==> flow/design.v <==
module Decoder_Unit (
    input [1 : 0] DEC_ALU_FUNC,
    output reg DEC_Arith_Enable, DEC_Logic_Enable, DEC_CMP_Enable, DEC_Shift_Enable
);
always @(*) begin
    DEC_Arith_Enable = 1'b0;
    DEC_Logic_Enable = 1'b0;
    DEC_CMP_Enable   = 1'b0;
    DEC_Shift_Enable = 1'b0;
    case (DEC_ALU_FUNC)
        2'b00: DEC_Arith_Enable = 1'b1;
        2'b01: DEC_Logic_Enable = 1'b1;
        2'b10: DEC_CMP_Enable   = 1'b1;
        2'b11: DEC_Shift_Enable = 1'b1;
        default: begin
            DEC_Arith_Enable = 1'b0;
            DEC_Logic_Enable = 1'b0;
            DEC_CMP_Enable   = 1'b0;
            DEC_Shift_Enable = 1'b0; 
    end
    endcase
end
endmodule
module Arithmetic_Unit #(
    parameter A_WIDTH = 16,
    parameter B_WIDTH = 16
) (
    input clk,rst,
    input [A_WIDTH - 1 : 0] A,
    input [B_WIDTH - 1 : 0] B,
    input [1 : 0] Arith_ALU_FUNC,
    input Arith_Enable,
    output reg [A_WIDTH + B_WIDTH - 1 : 0] Arith_OUT,
    output reg Carry_OUT, Arith_Flag       
);
reg [A_WIDTH + B_WIDTH - 1 : 0] ADD_Signal;
always @(posedge clk or negedge rst) begin
    if(!rst) begin 
        Arith_OUT  <=  'b0;
        Carry_OUT  <= 1'b0; 
        Arith_Flag <= 1'b0; 
end
else begin
    Arith_Flag <= Arith_Enable;
    if(Arith_Enable) begin
        case (Arith_ALU_FUNC)
            2'b00: begin
                if (A_WIDTH >= B_WIDTH) begin
                    Arith_OUT <= A + B;
                    {Carry_OUT,ADD_Signal[A_WIDTH - 1 : 0]} <= A + B;
                end
                else begin
                    Arith_OUT <= A + B;
                    {Carry_OUT,ADD_Signal[B_WIDTH - 1 : 0]} <= A + B;
                end
            end
            2'b01: Arith_OUT <= A - B;
            2'b10: Arith_OUT <= A * B;
            2'b11: Arith_OUT <= (B == 0) ? 'b0 : A / B;
            default: begin
                Arith_OUT <=  'b0;
                Carry_OUT <= 1'b0; 
            end
        endcase 
    end
  end
end
endmodule
module Logic_Unit #(
    parameter A_WIDTH = 16,
    parameter B_WIDTH = 16
) (
    input clk,rst,
    input [A_WIDTH - 1 : 0] A,
    input [B_WIDTH - 1 : 0] B,
    input [1 : 0] Logic_ALU_FUNC,
    input Logic_Enable,
    output reg [A_WIDTH + B_WIDTH - 1 : 0] Logic_OUT,
    output reg Logic_Flag       
);
always @(posedge clk or negedge rst) begin
    if(!rst) begin
    Logic_OUT  <= 16'b0;
    Logic_Flag <= 1'b0;
end
else begin
    Logic_Flag <= Logic_Enable;
    if(Logic_Enable) begin
        case (Logic_ALU_FUNC)
            2'b00: Logic_OUT <=   A & B; 
            2'b01: Logic_OUT <=   A | B;
            2'b10: Logic_OUT <= ~(A & B);
            2'b11: Logic_OUT <= ~(A | B);
            default: begin
                Logic_OUT <= 16'b0;
            end
        endcase
    end
  end
end
endmodule
module CMP_Unit #(
    parameter A_WIDTH = 16,
    parameter B_WIDTH = 16
) (
    input clk,rst,
    input [A_WIDTH - 1 : 0] A,
    input [B_WIDTH - 1 : 0] B,    
    input [1 : 0] CMP_ALU_FUNC,
    input CMP_Enable,
    output reg [A_WIDTH + B_WIDTH - 1 : 0] CMP_OUT,
    output reg CMP_Flag       
);
always @(posedge clk or negedge rst) begin
    if(!rst) begin
       CMP_OUT  <= 16'b0;
       CMP_Flag <= 1'b0;
    end
    else begin
    CMP_Flag <= CMP_Enable;    
    if(CMP_Enable) begin
        case (CMP_ALU_FUNC)
            2'b00: CMP_OUT <= 16'b0; 
            2'b01: begin
                if( A == B)
                CMP_OUT <= 16'b1;
                else
                CMP_OUT <= 16'b0;
            end
            2'b10:begin
                if( A > B)
                CMP_OUT <= 16'b10;
                else
                CMP_OUT <= 16'b0;
            end
            2'b11:begin
                if( A < B)
                CMP_OUT <= 16'b11;
                else
                CMP_OUT <= 16'b0;
            end
            default: begin
                CMP_OUT <= 16'b0;
            end
        endcase
    end
  end
end
endmodule
module Shift_Unit #(
    parameter A_WIDTH = 16,
    parameter B_WIDTH = 16
) (
    input clk,rst,
    input [A_WIDTH - 1 : 0] A,
    input [B_WIDTH - 1 : 0] B,
    input [1 : 0] Shift_ALU_FUNC,
    input Shift_Enable,
    output reg [A_WIDTH + B_WIDTH - 1 : 0] Shift_OUT,
    output reg Shift_Flag       
);
always @(posedge clk or negedge rst) begin
  if(!rst) begin
    Shift_OUT  <= 16'b0;
    Shift_Flag <= 1'b0;
end
else begin
    Shift_Flag <= Shift_Enable;
    if(Shift_Enable) begin
        case (Shift_ALU_FUNC)
            2'b00: Shift_OUT <= A >> 1; 
            2'b01: Shift_OUT <= A << 1;
            2'b10: Shift_OUT <= B >> 1;
            2'b11: Shift_OUT <= B << 1;
            default: begin
                Shift_OUT <= 16'b0;
            end
        endcase
    end
  end
end
endmodule
module alu_top #(
    parameter A_WIDTH_TOP = 16,
    parameter B_WIDTH_TOP = 16
) (
    input   CLK,rst,
    input   [3 : 0] ALU_FUNC,
    input   [A_WIDTH_TOP - 1 : 0] A,
    input   [B_WIDTH_TOP - 1 : 0] B,
    output  [A_WIDTH_TOP + B_WIDTH_TOP - 1 : 0] Arith_OUT, Logic_OUT, CMP_OUT,Shift_OUT,
    output  Carry_OUT, Arith_Flag, Logic_Flag, CMP_Flag, Shift_Flag
);
wire Arith_EN, Logic_EN, CMP_EN, Shift_EN;
Decoder_Unit U0 (
    .DEC_ALU_FUNC(ALU_FUNC[3 : 2]),
    .DEC_Arith_Enable(Arith_EN),
    .DEC_Logic_Enable(Logic_EN),
    .DEC_CMP_Enable  (CMP_EN),
    .DEC_Shift_Enable(Shift_EN)
);
Arithmetic_Unit #(.A_WIDTH(A_WIDTH_TOP), .B_WIDTH(B_WIDTH_TOP)) U1 (
    .clk(CLK),
    .rst(rst),
    .A(A),
    .B(B),
    .Arith_ALU_FUNC(ALU_FUNC[1 : 0]),
    .Arith_Enable(Arith_EN),
    .Arith_OUT(Arith_OUT),
    .Carry_OUT(Carry_OUT),
    .Arith_Flag(Arith_Flag)
);
Logic_Unit #(.A_WIDTH(A_WIDTH_TOP), .B_WIDTH(B_WIDTH_TOP)) U2 (
    .clk(CLK),
    .rst(rst),
    .A(A),
    .B(B),
    .Logic_ALU_FUNC(ALU_FUNC[1 : 0]),
    .Logic_Enable(Logic_EN),
    .Logic_OUT(Logic_OUT),
    .Logic_Flag(Logic_Flag)
);
CMP_Unit #(.A_WIDTH(A_WIDTH_TOP), .B_WIDTH(B_WIDTH_TOP)) U3 (
    .clk(CLK),
    .rst(rst),
    .A(A),
    .B(B),
    .CMP_ALU_FUNC(ALU_FUNC[1 : 0]),
    .CMP_Enable(CMP_EN),
    .CMP_OUT(CMP_OUT),
    .CMP_Flag(CMP_Flag)
);
Shift_Unit #(.A_WIDTH(A_WIDTH_TOP), .B_WIDTH(B_WIDTH_TOP)) U4 (
    .clk(CLK),
    .rst(rst),
    .A(A),
    .B(B),
    .Shift_ALU_FUNC(ALU_FUNC[1 : 0]),
    .Shift_Enable(Shift_EN),
    .Shift_OUT(Shift_OUT),
    .Shift_Flag(Shift_Flag)
);
endmodule
# --- From RTL to reports: alu_top ---
# Module alu_top before and after one edit of its RTL, step after step.
# "before" refers to lines of the RTL above, "after" to lines of the edited file.
# "diff": "after" minus "before" as printed here. "change_rel_pct": 100 x difference / "before".
# Library cell names are shortened.
inputs:
  top: "alu_top"
  clock: "CLK"
  cell_library: "sky130hd"
  pvt_corner: "tt_025C_1v80"

# --- Edit of the RTL ---
# Unified diff, file above to edited file.
# This change comes from a script, not from a designer. The edited design behaves differently; no optimisation was intended.
# begin of diff
@@ -190,6 +190,10 @@
     input   [B_WIDTH_TOP - 1 : 0] B,
     output  [A_WIDTH_TOP + B_WIDTH_TOP - 1 : 0] Arith_OUT, Logic_OUT, CMP_OUT,Shift_OUT,
-    output  Carry_OUT, Arith_Flag, Logic_Flag, CMP_Flag, Shift_Flag
-);
+    output  Carry_OUT_o, Arith_Flag, Logic_Flag, CMP_Flag, Shift_Flag
+);
+wire Carry_OUT;
+reg Carry_OUT_reg;
+always @(posedge CLK) Carry_OUT_reg <= Carry_OUT;
+assign Carry_OUT_o = Carry_OUT_reg;
 wire Arith_EN, Logic_EN, CMP_EN, Shift_EN;
 Decoder_Unit U0 (
# end of diff

# --- Word-level counts ---
# Counts by Yosys on the flattened word-level netlist (proc, flatten, opt, wreduce; memories kept). Register bits leave out memories and registers merged into their read ports (data or address). Print and check cells are left out.
bits:
  columns: ["element", "before", "after", "diff", "change_rel_pct"]
  rows:
  - ["output_inout_bits", 133, 133, 0, 0.00]
  - ["latchBits", 0, 0, 0, null]
  - ["mem_bits_ro", 0, 0, 0, null]
  - ["ramBits", 0, 0, 0, null]
  - ["wordCells", 47, 48, 1, 2.13]
  - ["in_bits", 38, 38, 0, 0.00]
  - ["clocked_rd_ports_x_width", 0, 0, 0, null]
  - ["mem_count", 0, 0, 0, null]
  - ["register_bits", 133, 134, 1, 0.75]
op_classes:
  columns: ["element", "before", "after", "diff", "change_rel_pct"]
  rows:
  - ["n_eq", 7, 7, 0, 0.00]
  - ["multipliers", 1, 1, 0, 0.00]
  - ["muxes", 12, 12, 0, 0.00]
  - ["shift", 0, 0, 0, null]
  - ["cmp", 2, 2, 0, 0.00]
  - ["addsub", 3, 3, 0, 0.00]
  - ["n_div", 1, 1, 0, 0.00]
  - ["n_reduce_logical", 8, 8, 0, 0.00]
  - ["logic", 4, 4, 0, 0.00]
ops:
  columns: ["op", "before", "after", "diff", "change_rel_pct"]
  rows:
  - ["equality test 2 bit with constant B", 4, 4, 0, 0.00]
  - ["case mux 1 bit (select 2 bit)", 4, 4, 0, 0.00]
  - ["case mux 32 bit (select 4 bit)", 4, 4, 0, 0.00]
  - ["OR reduction 3 bit", 4, 4, 0, 0.00]
  - ["adder 16 x 16 -> 17 bit", 2, 2, 0, 0.00]
  - ["equality test 2 x 1 -> 1 bit with constant B", 2, 2, 0, 0.00]
  - ["logical NOT 2 bit", 2, 2, 0, 0.00]
  - ["two-way mux 2 bit", 2, 2, 0, 0.00]
  - ["NOT 32 bit", 2, 2, 0, 0.00]
  - ["bitwise AND 16 bit", 1, 1, 0, 0.00]
  - ["divider 16 x 16 -> 32 bit", 1, 1, 0, 0.00]
  - ["equality test 16 bit", 1, 1, 0, 0.00]
  - ["greater-than comparator 16 bit", 1, 1, 0, 0.00]
  - ["logical NOT 16 bit", 1, 1, 0, 0.00]
  - ["less-than comparator 16 bit", 1, 1, 0, 0.00]
  - ["multiplier 16 x 16 -> 32 bit", 1, 1, 0, 0.00]
  - ["two-way mux 1 bit", 1, 1, 0, 0.00]
  - ["two-way mux 32 bit", 1, 1, 0, 0.00]
  - ["bitwise OR 16 bit", 1, 1, 0, 0.00]
  - ["AND reduction 2 bit", 1, 1, 0, 0.00]
  - ["subtractor 16 x 16 -> 17 bit", 1, 1, 0, 0.00]

# --- Longest topological paths ---
# Longest topological path by Yosys (ltp), each cell counted once; first at word level (registers and memories cut), then after technology mapping (sequential cells cut; the memories' decode and read muxes count).
depth:
  columns: ["element", "before", "after", "diff", "change_rel_pct"]
  rows:
  - ["word_depth", 4, 4, 0, 0.00]
  - ["abc_area", "0", "0", null, null]
  - ["ltp_mapped", 466, 466, 0, 0.00]
  - ["mapped_depth_nobuf", 421, 421, 0, 0.00]

# --- Netlist ---
# The flow's flattened synthesis, as Yosys stat reports it; memories are mapped. The netlist is that of the ABC_AREA named above (0 if unset); the other value can give another one.
types:
  columns: ["cell", "before", "after", "diff", "change_rel_pct"]
  rows:
  - ["dfxtp_1", 0, 1, 1, null]
  - ["nand2_1", 547, 547, 0, 0.00]
  - ["ha_1", 546, 546, 0, 0.00]
  - ["nor2_1", 445, 445, 0, 0.00]
  - ["inv_1", 328, 328, 0, 0.00]
  - ["a21oi_1", 276, 276, 0, 0.00]
  - ["nor3_1", 218, 218, 0, 0.00]
  - ["o21ai_0", 217, 217, 0, 0.00]
  - ["o21a_1", 197, 197, 0, 0.00]
  - ["fa_1", 196, 196, 0, 0.00]
  - ["xnor2_1", 169, 169, 0, 0.00]
  - ["clkbuf_1", 108, 108, 0, 0.00]
  - ["o31ai_1", 103, 103, 0, 0.00]
  - ["a21o_1", 96, 96, 0, 0.00]
  - ["xor2_1", 87, 87, 0, 0.00]
  - ["mux2_2", 81, 81, 0, 0.00]
  - ["buf_4", 78, 78, 0, 0.00]
  - ["dfrtp_1", 73, 73, 0, 0.00]
# The list need not be complete.
mapped:
  columns: ["element", "before", "after", "diff", "change_rel_pct"]
  rows:
  - ["mapped_cells", 4761, 4762, 1, 0.02]
  - ["yosys_area_um2", 36083.4, 36103.4, 20.0, 0.06]
  - ["buf_cells", 226, 226, 0, 0.00]
  - ["sequential_area_um2", 1826.8, 1846.8, 20.0, 1.09]
  - ["flip_flops", 73, 74, 1, 1.37]
# By module: a second synthesis without flattening, with its own total; a netlist apart from the flattened one above.
unflattened:
  columns: ["element", "before", "after", "diff", "change_rel_pct"]
  rows:
  - ["hier_cells", 4727, 4728, 1, 0.02]
  - ["area_unflattened_um2", 36014.5, 36034.6, 20.1, 0.06]
# Each row is one instance without its submodules.
modules_before:
  columns: ["module", "mod_area_um2", "seq_area_um2", "instances", "cells"]
  rows:
  - ["Arithmetic_Unit", 33084.2, 850.8, 1, 4424]
  - ["Logic_Unit", 1087.3, 450.4, 1, 106]
  - ["Shift_Unit", 1034.7, 450.4, 1, 92]
  - ["CMP_Unit", 782.0, 75.1, 1, 101]
  - ["Decoder_Unit", 26.3, 0.0, 1, 4]
  - ["alu_top", 0.0, 0.0, 1, 0]
modules_after:
  columns: ["module", "mod_area_um2", "seq_area_um2", "instances", "cells"]
  rows:
  - ["Arithmetic_Unit", 33084.2, 850.8, 1, 4424]
  - ["Logic_Unit", 1087.3, 450.4, 1, 106]
  - ["Shift_Unit", 1034.7, 450.4, 1, 92]
  - ["CMP_Unit", 782.0, 75.1, 1, 101]
  - ["Decoder_Unit", 26.3, 0.0, 1, 4]
  - ["alu_top", 20.0, 20.0, 1, 1]

# --- Path before layout ---
# Path of least setup slack by OpenSTA after synthesis, without wires, with an ideal clock, recovery checks aside; 20% of the period is set as input and as output delay. Where synthesis merged equal registers, the netlist keeps one of their names.
synth_timing:
  columns: ["element", "before", "after", "diff", "change_rel_pct"]
  rows:
  - ["kind", "input to register", "input to register", null, null]
  - ["from", "input B[1]", "input B[1]", null, null]
  - ["to", "register U1.Arith_OUT[0]", "register U1.Arith_OUT[0]", null, null]
  - ["arrival_time_ps", 113211, 113211, 0, 0.00]
  - ["delay_ps", 87353, 87353, 0, 0.00]
  - ["path_stages", 439, 439, 0, 0.00]
  - ["in_delay_ps", 26000, 26000, 0, 0.00]
  - ["setup_ps", 142, 142, 0, null]
  - ["setup_slack_ps", 16648, 16648, 0, null]
  - ["required_time_ps", 129858, 129858, 0, 0.00]
  - ["n_path_buf", 46, 46, 0, 0.00]
  - ["period_ps", 130000, 130000, 0, 0.00]
  - ["launch_ps", 26000, 26000, 0, 0.00]
  - ["period_less_setup_slack_ps", 113352, 113352, 0, 0.00]
# "delay_ps" is the arrival time less input delay plus setup time.
# "path_stages": output pins that drive a net of the path, with the launching flip-flop's if there is one; two outputs of one cell count as two.
# "period_less_setup_slack_ps" is the clock period less the worst setup slack; recovery checks do not enter. This is arithmetic on one report: input and output delays are still those of the set period (20% each).
# The rows between start and end are the longest chain of elaborated cells between them; the timing report does not say that the signal goes this way. Where chains are equally long, one stands for them.
# A line is the first line of the expression or statement that the cell stems from. Yosys adds cells for indexed reads and writes and turns some case tables into memories.
# A register here has more assigning lines than the two given.
synth_via_before:
  cell_sequence: "clkbuf_1 -> clkinv_1 -> ha_1 -> o21a_1 -> o21ai_0 -> or2_2 -> nor2_1 -> ha_1 -> o21ai_0 -> a211o_1 -> nor2_1 -> o31ai_1 -> ha_1 -> or3_1 -> o22ai_2 -> nor2_1 -> a32o_1 -> or2_2 -> [403 not listed] -> nand2b_1 -> a21oi_1 -> nor2b_1 -> o21ai_0 -> nand2b_1 -> a21oi_1 -> nor2b_1 -> o21ai_0 -> nand2b_1 -> a21oi_1 -> nor2b_1 -> o21ai_0 -> nand2b_1 -> a21oi_1 -> and4_1 -> o21ai_1 -> a2111oi_1 -> a31oi_1"
  elab_chain_len: 3
  cells_between: 4
  lines_between: 2
  classes_between: "div (1); mux (2); reduce/logical (1)"
synth_rtl_before:
  columns: ["element", "line", "rtl"]
  rows:
  - ["start, declared", 190, "input   [B_WIDTH_TOP - 1 : 0] B,"]
  - ["divider 16 x 16 -> 32 bit", 59, "2'b11: Arith_OUT <= (B == 0) ? 'b0 : A / B;"]
  - ["two-way mux 32 bit", 59, null]
  - ["case mux 32 bit (select 4 bit)", 46, "case (Arith_ALU_FUNC)"]
  - ["end, assigned", 49, "Arith_OUT <= A + B;"]
  - ["end, assigned", 53, "Arith_OUT <= A + B;"]
  - ["end, declared", 33, "output reg [A_WIDTH + B_WIDTH - 1 : 0] Arith_OUT,"]
synth_via_after:
  cell_sequence: "clkbuf_1 -> clkinv_1 -> ha_1 -> o21a_1 -> o21ai_0 -> or2_2 -> nor2_1 -> ha_1 -> o21ai_0 -> a211o_1 -> nor2_1 -> o31ai_1 -> ha_1 -> or3_1 -> o22ai_2 -> nor2_1 -> a32o_1 -> or2_2 -> [403 not listed] -> nand2b_1 -> a21oi_1 -> nor2b_1 -> o21ai_0 -> nand2b_1 -> a21oi_1 -> nor2b_1 -> o21ai_0 -> nand2b_1 -> a21oi_1 -> nor2b_1 -> o21ai_0 -> nand2b_1 -> a21oi_1 -> and4_1 -> o21ai_1 -> a2111oi_1 -> a31oi_1"
  elab_chain_len: 3
  cells_between: 4
  lines_between: 2
  classes_between: "div (1); mux (2); reduce/logical (1)"
synth_rtl_after:
  columns: ["element", "line", "rtl"]
  rows:
  - ["start, declared", 190, "input   [B_WIDTH_TOP - 1 : 0] B,"]
  - ["divider 16 x 16 -> 32 bit", 59, "2'b11: Arith_OUT <= (B == 0) ? 'b0 : A / B;"]
  - ["two-way mux 32 bit", 59, null]
  - ["case mux 32 bit (select 4 bit)", 46, "case (Arith_ALU_FUNC)"]
  - ["end, assigned", 49, "Arith_OUT <= A + B;"]
  - ["end, assigned", 53, "Arith_OUT <= A + B;"]
  - ["end, declared", 33, "output reg [A_WIDTH + B_WIDTH - 1 : 0] Arith_OUT,"]

# --- Timing after layout ---
# Path of least setup slack in the final report of each run of pair A (OpenROAD, finished layout, wires in). Where an end is a register, its clock arrival counts in the times.
# The path's times are printed in steps of 10 ps; the period is the one set.
layout_timing:
  columns: ["element", "before", "after", "diff", "change_rel_pct"]
  rows:
  - ["kind", "input to register", "input to register", null, null]
  - ["from", "input B[1]", "input B[5]", null, null]
  - ["to", "register U1.Arith_OUT[0]", "register U1.Arith_OUT[0]", null, null]
  - ["launch_ps", 26000, 26000, 0, 0.00]
  - ["arrival_time_ps", 121800, 121610, -190, -0.16]
  - ["in_delay_ps", 26000, 26000, 0, 0.00]
  - ["period_ps", 130000, 130000, 0, 0.00]
  - ["setup_ps", 130, 130, 0, null]
  - ["required_time_ps", 130280, 130260, -20, -0.02]
  - ["n_path_buf", 10, 10, 0, 0.00]
  - ["path_stages", 404, 405, 1, 0.25]
  - ["setup_slack_ps", 8490, 8660, 170, null]
# The rows between start and end are the longest chain of elaborated cells between them; the timing report does not say that the signal goes this way. Where chains are equally long, one stands for them.
# A register here has more assigning lines than the two given.
layout_via_before:
  cell_sequence: "clkdlybuf4s50_1 -> inv_2 -> ha_1 -> o21a_1 -> o21ai_0 -> or2_2 -> nor2_1 -> ha_1 -> o21ai_0 -> a211o_1 -> nor2_1 -> o31ai_1 -> ha_1 -> o21a_1 -> o22ai_2 -> nor2_1 -> a32o_1 -> or2_2 -> [368 not listed] -> nand2b_1 -> a21oi_1 -> nor2b_1 -> o21ai_0 -> nand2b_1 -> a21oi_1 -> nor2b_1 -> o21ai_0 -> nand2b_1 -> a21oi_1 -> nor2b_1 -> o21ai_0 -> nand2b_1 -> a21oi_1 -> and4_1 -> o21ai_1 -> a2111oi_1 -> a31oi_1"
  elab_chain_len: 3
  cells_between: 4
  lines_between: 2
  classes_between: "div (1); mux (2); reduce/logical (1)"
layout_rtl_before:
  columns: ["element", "line", "rtl"]
  rows:
  - ["start, declared", 190, "input   [B_WIDTH_TOP - 1 : 0] B,"]
  - ["divider 16 x 16 -> 32 bit", 59, "2'b11: Arith_OUT <= (B == 0) ? 'b0 : A / B;"]
  - ["two-way mux 32 bit", 59, null]
  - ["case mux 32 bit (select 4 bit)", 46, "case (Arith_ALU_FUNC)"]
  - ["end, assigned", 49, "Arith_OUT <= A + B;"]
  - ["end, assigned", 53, "Arith_OUT <= A + B;"]
  - ["end, declared", 33, "output reg [A_WIDTH + B_WIDTH - 1 : 0] Arith_OUT,"]
layout_via_after:
  cell_sequence: "clkdlybuf4s50_1 -> nor4_1 -> nand3_2 -> or2_2 -> nor2_1 -> ha_1 -> o21ai_0 -> a211o_1 -> nor2_1 -> o31ai_1 -> ha_1 -> o21a_1 -> o22ai_2 -> nor2_1 -> a32o_1 -> or2_2 -> ha_1 -> o21ba_2 -> [369 not listed] -> nand2b_1 -> a21oi_1 -> nor2b_1 -> o21ai_0 -> nand2b_1 -> a21oi_1 -> nor2b_1 -> o21ai_0 -> nand2b_1 -> a21oi_1 -> nor2b_1 -> o21ai_0 -> nand2b_1 -> a21oi_1 -> nor3b_1 -> o21ai_1 -> a2111oi_1 -> a31oi_1"
  elab_chain_len: 3
  cells_between: 4
  lines_between: 2
  classes_between: "div (1); mux (2); reduce/logical (1)"
layout_rtl_after:
  columns: ["element", "line", "rtl"]
  rows:
  - ["start, declared", 190, "input   [B_WIDTH_TOP - 1 : 0] B,"]
  - ["divider 16 x 16 -> 32 bit", 59, "2'b11: Arith_OUT <= (B == 0) ? 'b0 : A / B;"]
  - ["two-way mux 32 bit", 59, null]
  - ["case mux 32 bit (select 4 bit)", 46, "case (Arith_ALU_FUNC)"]
  - ["end, assigned", 49, "Arith_OUT <= A + B;"]
  - ["end, assigned", 53, "Arith_OUT <= A + B;"]
  - ["end, declared", 33, "output reg [A_WIDTH + B_WIDTH - 1 : 0] Arith_OUT,"]

# --- Layout results ---
# Both versions went through the flow (Yosys, OpenROAD) with the same settings in each pair. Constraints: input delay and output delay 20% of the set period each, output load 0.01 pF.
settings_pair_A:
  period_ns: 130.0
  CAP_MARGIN: 20
  CORE_MARGIN: 2
  CORE_UTILIZATION: 40
  SLEW_MARGIN: 20
results_pair_A:
  columns: ["element", "before", "after", "diff", "change_rel_pct"]
  rows:
  - ["stdcell_area_um2", 38724.6, 38843.5, 118.9, 0.31]
  - ["setup_tns_ps", 0, 0, 0, null]
  - ["yosys.chip_area_um2", 36083.4, 36103.4, 20.0, 0.06]
  - ["worst_hold_slack_ps", 480, 440, -40, null]
  - ["achieved_clock_period_ps", 121514, 121345, -169, -0.14]
  - ["die_um2", 92625.9, 92677.6, 51.7, 0.06]
  - ["setup_ws_ps", 8486, 8655, 169, null]
settings_pair_B:
  ABC_AREA: 1
  CAP_MARGIN: 15
  CELL_PAD_IN_SITES_GLOBAL_PLACEMENT: 2
  CORE_UTILIZATION: 24
  CTS_CLUSTER_DIAMETER: 284
  GPL_TIMING_DRIVEN: 0
  PLACE_DENSITY_LB_ADDON: 0.24
  SETUP_SLACK_MARGIN: -0.2
  period_ns: 81.6
  CORE_MARGIN: 2
  SLEW_MARGIN: 20
results_pair_B:
  columns: ["element", "before", "after", "diff", "change_rel_pct"]
  rows:
  - ["stdcell_area_um2", 52112.5, 55899.9, 3787.4, 7.27]
  - ["setup_tns_ps", -26472, -20942, 5530, null]
  - ["yosys.chip_area_um2", 37213.2, 37233.2, 20.0, 0.05]
  - ["worst_hold_slack_ps", 487, 373, -114, null]
  - ["achieved_clock_period_ps", 92078, 90464, -1614, -1.75]
  - ["die_um2", 158221.0, 158305.0, 84.0, 0.05]
  - ["setup_ws_ps", -10478, -8864, 1614, null]
# By "achieved_clock_period_ps" is meant the clock period of the run minus its worst setup slack. This is arithmetic on one report: input and output delays are still those of the set period (20% each).
